==> flow/design.v <==
module div 
	#(
		parameter W=32,
					 CBIT=6		 
	 )
	(
		input wire clk, reset, str_trg,
		input wire [W-1:0] dvsr, dvnd,
		output reg ready, done_trg,
		output wire [W-1:0] quo,rmd
	);
	localparam [1:0]
		idle = 2'b00,
		op = 2'b01,
		last = 2'b10,
		done = 2'b11;
	reg [1:0] state_reg, state_next;
	reg [W-1:0] rh_reg, rh_next, rl_reg, rl_next, rh_tmp, d_reg, d_next;
	reg [CBIT-1:0] n_reg, n_next;
	reg q_bit, start;
	always @ (posedge clk, posedge reset)
		if (reset)
		begin
			state_reg<=idle;
			rh_reg<=0;
			rl_reg<=0;
			d_reg<=0;
			n_reg<=0;
		end
		else
		begin
			state_reg<=state_next;
			rh_reg<=rh_next;
			rl_reg<=rl_next;
			d_reg<=d_next;
			n_reg<=n_next;
		end
		always @*
		begin
			start = str_trg;
			state_next = state_reg;
			ready = 1'b0;
			done_trg = 1'b0;
			rh_next = rh_reg;
			rl_next = rl_reg;
			d_next = d_reg;
			n_next = n_reg;
			case (state_reg)
				idle:
				begin
					ready = 1'b1;
					if (start)
					begin
						rh_next = 0;
						rl_next = dvnd;   
						d_next = dvsr;    
						n_next = W+1;     
						state_next = op;
					end
				end
				op:
				begin
					rl_next  = {rl_reg[W-2:0], q_bit};
					rh_next = {rh_tmp[W-2:0], rl_reg[W-1]};
					n_next = n_reg-1;
					if (n_next==1)
						state_next = last;
				end
				last:  
				begin
					rl_next = {rl_reg[W-2:0], q_bit};
					rh_next = rh_tmp;
					state_next = done;
				end
				done:
				begin
					done_trg = 1'b1;
					state_next = idle;
				end
				default: state_next = idle;
			endcase
		end
		always @*
			if (rh_reg >= d_reg)
			begin
				rh_tmp = rh_reg - d_reg;
				q_bit=1'b1;
			end
			else
			begin
				rh_tmp = rh_reg;
				q_bit = 1'b0;
			end
		assign quo = rl_reg;
		assign rmd = rh_reg;
endmodule
module div_avalon
	#(
		parameter W     = 32,
				  CBIT  = 6		 
	 )
	(
		input wire clk, reset,
		input wire [2:0] div_address,
		input wire div_chipselect,
		input wire div_write,
		input wire [W-1:0] div_writedata,
		output wire [W-1:0] div_readdata,
		output wire div_irq,
		output wire div_rdy
	);
    localparam [2:0]
        SET_DIVIDEND  = 3'h0,
        SET_DIVISOR   = 3'h1,
        START         = 3'h2,
        GET_QUOTIENT  = 3'h3,
        GET_REMAINDER = 3'h4,
        GET_READY     = 3'h5,
        DONE_TRG      = 3'h6;
	wire div_start, div_ready, set_done_trg, clr_done_trg;
	reg [W-1:0] dvnd_reg, dvsr_reg;
	reg done_trg_reg;
	wire [W-1:0] quo, rmd;
	wire wr_en, wr_dvnd, wr_dvsr;
	div #(.W(32), .CBIT(6)) d1
		 ( .clk(clk), .reset(reset), .str_trg(div_start), .dvsr(dvsr_reg), .dvnd(dvnd_reg),   
		   .ready(div_ready), .done_trg(set_done_trg), .quo(quo), .rmd(rmd));         
	always @ (posedge clk, posedge reset)
	begin
		if (reset)
		begin
			dvnd_reg <= 0;
			dvsr_reg <= 0;
			done_trg_reg <= 0;
		end
		else
		begin
			if (wr_dvnd)
				dvnd_reg <= div_writedata;
			if (wr_dvsr)
				dvsr_reg <= div_writedata;
			if (set_done_trg)
				done_trg_reg <= 1'b1;
			else if (clr_done_trg)
				done_trg_reg <= 1'b0;
		end
	end
	assign wr_en = div_write & div_chipselect;
	assign wr_dvnd = (div_address == SET_DIVIDEND) & wr_en;
	assign wr_dvsr = (div_address == SET_DIVISOR) & wr_en;
	assign div_start = (div_address == START) & wr_en;
	assign clr_done_trg = (div_address == DONE_TRG) & wr_en;
	assign div_readdata = (div_address == GET_QUOTIENT) ? quo :
								 (div_address == GET_REMAINDER) ? rmd :
								 (div_address == GET_READY) ? {31'b0, div_ready} : {31'b0, done_trg_reg};
	assign div_rdy = div_ready;
	assign div_irq = done_trg_reg;
endmodule
# [Reports on div_avalon]
# The steps from the RTL of div_avalon to its reports follow in flow order.
# Lines are those of the file above, counted from 1.
# Operators carry their Yosys type and port widths (W data, S select, Z words).
# Cell names lack the library's common part.
# Not given: n/a
[inputs] top_module="div_avalon" clock="clk" library="sky130hd" corner="tt_025C_1v80"

# [Elaborated design]
# Counts by Yosys on the flattened word-level netlist (proc, flatten, opt, wreduce; memories kept). Register bits leave out memories and registers merged into their read ports (data or address). Print and check cells are left out. Cells with the same type and inputs are merged into one.
[classes] mux=20 n_reduce_logical=12 n_cmp=1 n_logic=8 eq_ne=13 addsub=2
[ops] cell="$mux W32" count=7
[ops] cell="$pmux W32 S3" count=1
[ops] cell="$pmux W32 S2" count=1
[ops] cell="$sub A32 B32 Y32" count=1
[ops] cell="$ge A32 B32 Y1" count=1
[ops] cell="$pmux W6 S2" count=1
[ops] cell="$eq A3 B3 Y1 const B" count=3
[ops] cell="$reduce_and A2 Y1" count=4
[ops] cell="$pmux W2 S4" count=1
[ops] cell="$eq A3 B2 Y1 const B" count=2
[ops] cell="$reduce_or A3 Y1" count=2
[ops] cell="$sub A6 B1 Y6 const B" count=1
[ops] cell="$eq A6 B1 Y1 const B" count=1
[ops] cell="$mux W6" count=1
[ops] cell="$and A1 B1 Y1" count=5
[ops] cell="$ne A2 B1 Y1 const B" count=2
[ops] cell="$eq A2 B2 Y1 const B" count=2
[ops] cell="$reduce_or A2 Y1" count=2
[ops] cell="$pmux W1 S2" count=2
[ops] cell="$mux W2" count=2
[ops] cell="$mux W1" count=4
[ops] cell="$not A1 Y1" count=3
[ops] cell="$eq A3 B1 Y1 const B" count=1
[ops] cell="$logic_not A3 Y1" count=1
[ops] cell="$reduce_and A3 Y1" count=1
[ops] cell="$eq A2 B1 Y1 const B" count=1
[ops] cell="$ne A2 B2 Y1 const B" count=1
[ops] cell="$logic_not A2 Y1" count=1
[ops] cell="$reduce_bool A2 Y1" count=1
[word_totals] reg_bits=169 wordCells=65 in_bits=39

# [Logic depth]
# Depth = most cells in a row (Yosys ltp): at word level without a register or memory, in the mapped netlist without a sequential cell, where the memories' decode and read muxes count.
[logic_depth] depth_word=6 abc_area=0 ltp_mapped=14 mapped_depth_nobuf=12

# [After synthesis]
# Yosys stat after the flow's synthesis: flattened, memories mapped to cells. It holds for the ABC_AREA given above (unset counts as 0); a run with the other value may have another netlist.
# Totals and module areas in this step are rounded.
[mapped] ff_cells=171 cell_count=909 yosys_area_um2=9452 buf_cells=49 seq_area_um2=4280
[by_type] cell="dfrtp_1" count=170
[by_type] cell="mux2_2" count=99
[by_type] cell="mux2i_1" count=45
[by_type] cell="ha_1" count=34
[by_type] cell="o21ai_0" count=77
[by_type] cell="nand2_1" count=82
[by_type] cell="a22o_1" count=32
[by_type] cell="a21oi_1" count=46
[by_type] cell="inv_1" count=48
[by_type] cell="nor2_1" count=39
[by_type] cell="a21o_1" count=18
[by_type] cell="clkbuf_1" count=35
[by_type] cell="xnor2_1" count=15
[by_type] cell="a22oi_1" count=16
[by_type] cell="xor2_1" count=10
[by_type] cell="and3_1" count=10
[by_type] cell="a221o_1" count=6
[by_type] cell="o221ai_1" count=6
# Other cell types: 47; their cells: 121.
# The figures by module come from a second, unflattened synthesis with its own total; it is not the netlist above.
[unflattened] hier_cells=939 area_unflattened_um2=9548
# Each row is one instance without its submodules.
[by_module] mod="div" area_um2=6599 n_cells=748 mod_seq_area_um2=2654 instances=1
[by_module] mod="div_avalon" area_um2=2949 n_cells=191 mod_seq_area_um2=1627 instances=1

# [Worst setup path after synthesis]
# Source: OpenSTA report_checks on the synthesized netlist (no wires, ideal clock, input and output delay 20% of the period each), path of least setup slack; recovery checks are left aside. Register names are those of the netlist, which keeps one name where synthesis merged equal registers.
[synth_path] kind="input -> register" startpoint="input port div_address[1]" endpoint="register d1.rh_reg[30]" t_required_ns=4.872 arrival_ns=2.950 tclk_ns=5.0 path_stages=9 setup_time_ns=0.128 path_delay_ns=2.078 slack_ns=1.923 synth_period_reached_ns=3.077
# "path_delay_ns" is the arrival time less input delay plus setup time.
# "path_stages": output pins that drive a net of the path, with the launching flip-flop's if there is one; two outputs of one cell count as two.
# "synth_period_reached_ns" = period - worst setup slack (recovery checks aside). The figure is calculated, with input and output delays left at 20% of the set period.
# The rows between start and end are the longest chain of elaborated cells between them; the timing report does not say that the signal goes this way. Where chains are equally long, one stands for them.
# A line is the first line of the expression or statement that the cell stems from. Yosys adds cells for indexed reads and writes and turns some case tables into memories.
[synth_between] path_cell_list="clkbuf_1 > nand4b_1 > nand2b_1 > a21oi_1 > clkinv_1 > a21o_1 > buf_2 > a222oi_1 > nand2_1" elab_chain_len=4 cone_cells=6
[synth_rtl] element="from (decl)" line_no=104 source="input wire [2:0] div_address,"
[synth_rtl] element="$eq A3 B2 Y1" line_no=151 source="assign div_start = (div_address == START) & wr_en;"
[synth_rtl] element="$and A1 B1 Y1" line_no=151
[synth_rtl] element="$mux W32" line_no=52 source="if (start)"
[synth_rtl] element="$pmux W32 S3" line_no=48 source="case (state_reg)"
[synth_rtl] element="to (assign)" line_no=25 source="rh_reg<=0;"
[synth_rtl] element="to (assign)" line_no=33 source="rh_reg<=rh_next;"
[synth_rtl] element="to (decl)" line_no=18 source="reg [W-1:0] rh_reg, rh_next, rl_reg, rl_next, rh_tmp, d_reg, d_next;"

# [Path in the finished layout]
# Path of least setup slack in the final report of stored run 1 (OpenROAD, finished layout, wires in). Where an end is a register, its clock arrival counts in the times.
[layout_path] kind="input -> output" startpoint="input port div_address[1]" endpoint="output port div_readdata[17]" path_stages=6 slack_ns=0.84 arrival_ns=2.46 tclk_ns=4.13 t_required_ns=3.30
# The rows between start and end are the longest chain of elaborated cells between them; the timing report does not say that the signal goes this way. Where chains are equally long, one stands for them.
[layout_between] path_cell_list="dlygate4sd2_1 > nor3_4 > buf_4 > buf_12 > a22o_1 > clkdlybuf4s50_1" elab_chain_len=3 cone_cells=4
[layout_rtl] element="from (decl)" line_no=104 source="input wire [2:0] div_address,"
[layout_rtl] element="$eq A3 B3 Y1" line_no=154 source="(div_address == GET_REMAINDER) ? rmd :"
[layout_rtl] element="$mux W32" line_no=154
[layout_rtl] element="$mux W32" line_no=153 source="assign div_readdata = (div_address == GET_QUOTIENT) ? quo :"
[layout_rtl] element="to (decl)" line_no=108 source="output wire [W-1:0] div_readdata,"

# 4 stored runs of div_avalon in the flow (synthesis by Yosys, layout by OpenROAD, sky130hd cells), in arbitrary order. Constraints: input delay and output delay 20% of the set period each, output load 0.01 pF.
# "period_less_ws_ns": clock period set for the run, less the worst setup slack. It is reckoned from that one timing run; input and output delays stay at 20% of the period that was set.
# "worst_setup_path_time_ns" means the part of the period allowed to the worst setup path (the constraints hold back 20% at inputs and 20% at outputs) less its slack; where the path has registers, the arrival times of their clocks count too.
# Results are given in rounded form.
run="stored run 1" settings CORE_UTILIZATION=40 SETUP_SLACK_MARGIN=0.71 period_ns=4.13 CAP_MARGIN=20 CORE_MARGIN=2 SLEW_MARGIN=20
run="stored run 1" results period_less_ws_ns=3.289 dieArea_um2=24870 yosys_chip_area_um2=9452 timing.setup.ws_ns=0.841 holdWs_ns=0.489 finalCellArea_um2=11260 worst_setup_path_time_ns=1.64 worstPathKind="input -> output"
run="stored run 2" settings ABC_AREA=1 CORE_UTILIZATION=40 MAX_ROUTING_LAYER="met4" PLACE_DENSITY_LB_ADDON=0.21 SETUP_SLACK_MARGIN=0.59 SLEW_MARGIN=25 period_ns=2.62 CAP_MARGIN=20 CORE_MARGIN=2
run="stored run 2" results period_less_ws_ns=2.410 dieArea_um2=27380 yosys_chip_area_um2=10430 timing.setup.ws_ns=0.210 holdWs_ns=0.486 finalCellArea_um2=13710 worst_setup_path_time_ns=2.41 worstPathKind="register -> register"
run="stored run 3" settings CORE_MARGIN=5 CORE_UTILIZATION=40 HOLD_SLACK_MARGIN=0.19 period_ns=5.0 CAP_MARGIN=20 SLEW_MARGIN=20
run="stored run 3" results period_less_ws_ns=4.067 dieArea_um2=26800 yosys_chip_area_um2=9452 timing.setup.ws_ns=0.933 holdWs_ns=0.505 finalCellArea_um2=11080 worst_setup_path_time_ns=2.07 worstPathKind="input -> output"
run="stored run 4" settings CAP_MARGIN=25 CELL_PAD_IN_SITES_DETAIL_PLACEMENT=2 CELL_PAD_IN_SITES_GLOBAL_PLACEMENT=3 CTS_CLUSTER_DIAMETER=364 CTS_CLUSTER_SIZE=87 GPL_ROUTABILITY_DRIVEN=0 GPL_TIMING_DRIVEN=0 MAX_ROUTING_LAYER="met4" PLACE_DENSITY_LB_ADDON=0.1 SETUP_SLACK_MARGIN=0.22 TNS_END_PERCENT=55 period_ns=3.96 CORE_MARGIN=2 CORE_UTILIZATION=40 SLEW_MARGIN=20
run="stored run 4" results period_less_ws_ns=3.652 dieArea_um2=24870 yosys_chip_area_um2=9452 timing.setup.ws_ns=0.308 holdWs_ns=0.399 finalCellArea_um2=11370 worst_setup_path_time_ns=2.07 worstPathKind="input -> output"
